==> flow/design.v <==
module Cfu (
    input               cmd_valid,
    output              cmd_ready,
    input      [9:0]    cmd_payload_function_id,
    input      [31:0]   cmd_payload_inputs_0,
    input      [31:0]   cmd_payload_inputs_1,
    output reg          rsp_valid,
    input               rsp_ready,
    output reg [31:0]   rsp_payload_outputs_0,
    input               reset,
    input               clk
);
    wire signed [15:0] prod_0, prod_1, prod_2, prod_3;
    assign prod_0 = ($signed(cmd_payload_inputs_0[7:0])) * $signed(cmd_payload_inputs_1[7:0]);
    assign prod_1 = ($signed(cmd_payload_inputs_0[15:8])) * $signed(cmd_payload_inputs_1[15:8]);
    assign prod_2 = ($signed(cmd_payload_inputs_0[23:16])) * $signed(cmd_payload_inputs_1[23:16]);
    assign prod_3 = ($signed(cmd_payload_inputs_0[31:24])) * $signed(cmd_payload_inputs_1[31:24]);
    wire signed [31:0] sum_prods;
    assign sum_prods = prod_0 + prod_1 + prod_2 + prod_3;
    assign cmd_ready = ~rsp_valid;   
    always @(posedge clk) begin
        if (reset) begin
            rsp_payload_outputs_0 <= 32'b0;
            rsp_valid <= 1'b0;
        end else if (rsp_valid) begin
                rsp_valid <= ~rsp_ready;
            end else if (cmd_valid) begin
                    rsp_valid <= 1'b1;
                    rsp_payload_outputs_0 <= |cmd_payload_function_id[9:3]
                        ? 32'b0
                        : rsp_payload_outputs_0 + sum_prods;
                end
            end
endmodule
==> Step by step through the tools: Cfu <==
The steps from the RTL of Cfu to its reports follow in flow order.
Line numbers count from 1 in the design file above.
Library cell names are shortened.
{ "setup": {"top_module": "Cfu", "clock": "clk", "library": "sky130hd", "corner": "tt_025C_1v80"} }

==> Elaborated design <==
Source: Yosys, flattened and elaborated, memories not mapped. Widths are those after wreduce. Registers that Yosys merges into a memory's read port (data or address) are not register bits. Print and check cells do not count. Equal cells are merged and count once.
{ "bits": {"reg_bits": 33, "word_cells": 17, "out_inout_bits": 34} }
{ "classes": {"reduce_logical": 2, "add_sub_neg": 4, "muxes": 3, "bitwise": 2, "n_mul": 4} }
{ "ops": {"columns": ["operator", "count"], "rows": [
  ["multiplier 8 x 8 -> 16 bit", 4],
  ["adder 32 bit", 1],
  ["2-to-1 mux 32 bit", 1],
  ["adder 18 x 16 -> 19 bit", 1],
  ["adder 17 x 16 -> 18 bit", 1],
  ["adder 16 x 16 -> 17 bit", 1],
  ["OR reduction 7 bit", 1],
  ["NOT 1 bit", 2],
  ["AND reduction 2 bit", 1],
  ["2-to-1 mux 1 bit", 2]
]} }

==> Depth <==
Longest topological path by Yosys (ltp), each cell counted once; first at word level (registers and memories cut), then after technology mapping (sequential cells cut; the memories' decode and read muxes count).
{ "depth": {"ltp_word": 6, "abc_area": 1, "depth_mapped": 45} }

==> Mapped cells and area <==
The flow's flattened synthesis, as Yosys stat reports it; memories are mapped. The netlist is that of the ABC_AREA named above (0 if unset); the other value can give another one.
The area totals of this step are shown rounded.
{ "synth_totals": {"mapped_cells": 1959, "buf_cells": 72, "synth_area_um2": 15000, "ffs": 33} }
{ "types": {"columns": ["cell", "count", "area_total_um2"], "rows": [
  ["fa_1", 327, 6.55E+03],
  ["inv_1", 607, 2.28E+03],
  ["nand2_1", 452, 1.7E+03],
  ["ha_1", 133, 1.66E+03],
  ["dfxtp_1", 33, 660.634],
  ["a21oi_1", 77, 385.37],
  ["nand3_1", 60, 300.288],
  ["clkbuf_1", 69, 258.998],
  ["nor2_1", 64, 240.23],
  ["or2_2", 28, 175.168],
  ["o21ai_0", 17, 85.082],
  ["xnor2_1", 8, 70.067],
  ["nand2_2", 11, 68.816],
  ["nand4_1", 11, 68.816],
  ["xor2_1", 6, 52.55],
  ["nand3_2", 4, 40.038],
  ["nand3b_1", 4, 30.029],
  ["o21bai_1", 4, 30.029]
]} }
Not listed: further types 22, cells in them 44.

==> Worst setup path after synthesis <==
Source: OpenSTA report_checks on the synthesized netlist (no wires, ideal clock, input and output delay 20% of the period each), path of least setup slack; recovery checks are left aside. Register names are those of the netlist, which keeps one name where synthesis merged equal registers.
{ "synth_path": {"path_type": "input -> register", "startpoint": "input port cmd_payload_inputs_0[23]", "endpoint": "register rsp_payload_outputs_0[21]", "stages": 31, "input_delay_ns": 2.400, "setup_time_ns": 0.132, "period_ns": 12.0, "n_path_buf": 1, "t_arrival_ns": 9.666, "setup_slack_ns": 2.202, "required_ns": 11.868, "delay_ns": 7.398, "synth_period_reached_ns": 9.798} }
"delay_ns" = arrival - input delay + setup time.
"stages": output pins that drive a net of the path, with the launching flip-flop's if there is one; two outputs of one cell count as two.
"synth_period_reached_ns" is the clock period less the worst setup slack; recovery checks do not enter. This is arithmetic on one report: input and output delays are still those of the set period (20% each).
The rows between start and end are the longest chain of elaborated cells between them; the timing report does not say that the signal goes this way. Where chains are equally long, one stands for them.
Each line given opens the expression or statement behind the cell; cells for indexed reads and writes are added by Yosys, which also makes memories of some case tables.
{ "synth_between": {"path_cell_list": "clkbuf_1 > nand2_1 > inv_1 > fa_1 > fa_1 > fa_1 > inv_1 > fa_1 > inv_1 > fa_1 > fa_1 > inv_1 > fa_1 > fa_1 > inv_1 > ha_1 > nand2_1 > or2_2 > nand3_1 > a21oi_1 > nand3_1 > nand2_1 > ha_1 > a21oi_1 > o21bai_1 > o21bai_1 > a21oi_1 > nand2_1 > or2_1 > nand3_1 > a21oi_1", "elab_chain_len": 5, "cells_between": 5, "cone_classes": "add/sub (3); mul (1); mux (1)"} }
{ "synth_rtl": {"columns": ["element", "line", "text"], "rows": [
  ["start: declaration", 5, "input      [31:0]   cmd_payload_inputs_0,"],
  ["multiplier 8 x 8 -> 16 bit", 16, "assign prod_2 = ($signed(cmd_payload_inputs_0[23:16])) * $signed(cmd_payload_inputs_1[23:16]);"],
  ["adder 17 x 16 -> 18 bit", 19, "assign sum_prods = prod_0 + prod_1 + prod_2 + prod_3;"],
  ["adder 18 x 16 -> 19 bit", 19, null],
  ["adder 32 bit", 31, ": rsp_payload_outputs_0 + sum_prods;"],
  ["2-to-1 mux 32 bit", 29, "rsp_payload_outputs_0 <= |cmd_payload_function_id[9:3]"],
  ["end: assignment", 23, "rsp_payload_outputs_0 <= 32'b0;"],
  ["end: assignment", 29, null],
  ["end: declaration", 9, "output reg [31:0]   rsp_payload_outputs_0,"]
]} }

==> Worst path after layout <==
From the final timing report of run A: the path of least setup slack in the routed layout; clock arrival at registers is part of the times.
{ "layout_path": {"path_type": "input -> register", "startpoint": "input port cmd_payload_inputs_0[31]", "endpoint": "register rsp_payload_outputs_0[21]", "stages": 34, "period_ns": 12.0, "n_path_buf": 1, "t_arrival_ns": 11.28, "setup_time_ns": 0.13, "required_ns": 12.16, "setup_slack_ns": 0.87, "input_delay_ns": 2.40} }
The rows between start and end are the longest chain of elaborated cells between them; the timing report does not say that the signal goes this way. Where chains are equally long, one stands for them.
{ "layout_between": {"path_cell_list": "clkdlybuf4s50_1 > nand2_1 > inv_1 > fa_1 > inv_1 > fa_1 > fa_1 > inv_1 > fa_1 > fa_1 > fa_1 > fa_1 > inv_1 > fa_1 > inv_1 > ha_1 > nand2_1 > nand2_1 > nand2_1 > nand2_1 > nand2_1 > nand3_1 > a21oi_1 > nand3_1 > nand2_1 > ha_1 > a21oi_1 > o21bai_1 > o21bai_1 > a21oi_1 > nand2_1 > or2_1 > nand3_1 > a21oi_1", "elab_chain_len": 4, "cells_between": 4, "cone_classes": "add/sub (2); mul (1); mux (1)"} }
{ "layout_rtl": {"columns": ["element", "line", "text"], "rows": [
  ["start: declaration", 5, "input      [31:0]   cmd_payload_inputs_0,"],
  ["multiplier 8 x 8 -> 16 bit", 17, "assign prod_3 = ($signed(cmd_payload_inputs_0[31:24])) * $signed(cmd_payload_inputs_1[31:24]);"],
  ["adder 18 x 16 -> 19 bit", 19, "assign sum_prods = prod_0 + prod_1 + prod_2 + prod_3;"],
  ["adder 32 bit", 31, ": rsp_payload_outputs_0 + sum_prods;"],
  ["2-to-1 mux 32 bit", 29, "rsp_payload_outputs_0 <= |cmd_payload_function_id[9:3]"],
  ["end: assignment", 23, "rsp_payload_outputs_0 <= 32'b0;"],
  ["end: assignment", 29, null],
  ["end: declaration", 9, "output reg [31:0]   rsp_payload_outputs_0,"]
]} }

Hand-over note for Cfu

Design Cfu on sky130hd. What follows are 5 stored runs of the flow, each under its own settings; their order means nothing. The constraints put input and output delay at 20% of the set period each and load the outputs with 0.01 pF.
The measured numbers are rounded.

==> run A: settings <==
{ "ABC_AREA": 1, "CORE_UTILIZATION": 44, "MAX_ROUTING_LAYER": "met4", "SETUP_SLACK_MARGIN": -0.59, "period_ns": 12.0, "CAP_MARGIN": 20, "CORE_MARGIN": 2, "SLEW_MARGIN": 20 }
==> run A: results <==
chip area after synthesis (Yosys): 15000 sq um
die size: 35500 sq um
final utilization: 49.3 %
worst setup slack after layout: 0.874 ns
summed negative setup slack: 0.000 ns
worst hold slack: 0.482 ns

==> run B: settings <==
{ "ABC_AREA": 1, "CELL_PAD_IN_SITES_DETAIL_PLACEMENT": 2, "CELL_PAD_IN_SITES_GLOBAL_PLACEMENT": 0, "CORE_ASPECT_RATIO": 0.89, "CORE_MARGIN": 9, "CORE_UTILIZATION": 44, "CTS_CLUSTER_SIZE": 30, "GPL_TIMING_DRIVEN": 0, "MAX_ROUTING_LAYER": "met5", "MIN_ROUTING_LAYER": "met2", "SETUP_SLACK_MARGIN": -0.59, "SLEW_MARGIN": 10, "TNS_END_PERCENT": 25, "period_ns": 6.99, "CAP_MARGIN": 20 }
==> run B: results <==
not finished: clock tree synthesis ended with error DPL-0033

==> run C: settings <==
{ "CELL_PAD_IN_SITES_DETAIL_PLACEMENT": 2, "CORE_UTILIZATION": 58, "CTS_CLUSTER_SIZE": 98, "GPL_TIMING_DRIVEN": 1, "HOLD_SLACK_MARGIN": 0.23, "MAX_ROUTING_LAYER": "met5", "MIN_ROUTING_LAYER": "met2", "period_ns": 12.0, "CAP_MARGIN": 20, "CORE_MARGIN": 2, "SLEW_MARGIN": 20 }
==> run C: results <==
not finished: placement ended with error DPL-0033

==> run D: settings <==
{ "ABC_AREA": 1, "CELL_PAD_IN_SITES_DETAIL_PLACEMENT": 2, "CORE_UTILIZATION": 44, "MAX_ROUTING_LAYER": "met5", "SETUP_SLACK_MARGIN": -0.59, "TNS_END_PERCENT": 85, "period_ns": 12.0, "CAP_MARGIN": 20, "CORE_MARGIN": 2, "SLEW_MARGIN": 20 }
==> run D: results <==
chip area after synthesis (Yosys): 15000 sq um
die size: 35500 sq um
final utilization: 49.5 %
worst setup slack after layout: -0.290 ns
summed negative setup slack: -1.77 ns
worst hold slack: 0.495 ns

==> run E: settings <==
{ "ABC_AREA": 1, "CAP_MARGIN": 35, "CELL_PAD_IN_SITES_DETAIL_PLACEMENT": 0, "CORE_UTILIZATION": 20, "CTS_CLUSTER_DIAMETER": 78, "CTS_CLUSTER_SIZE": 35, "HOLD_SLACK_MARGIN": -0.02, "SLEW_MARGIN": 35, "period_ns": 11.1, "CORE_MARGIN": 2 }
==> run E: results <==
chip area after synthesis (Yosys): 15000 sq um
die size: 77000 sq um
final utilization: 23.4 %
worst setup slack after layout: 0.656 ns
summed negative setup slack: 0.000 ns
worst hold slack: 0.486 ns

End of note.
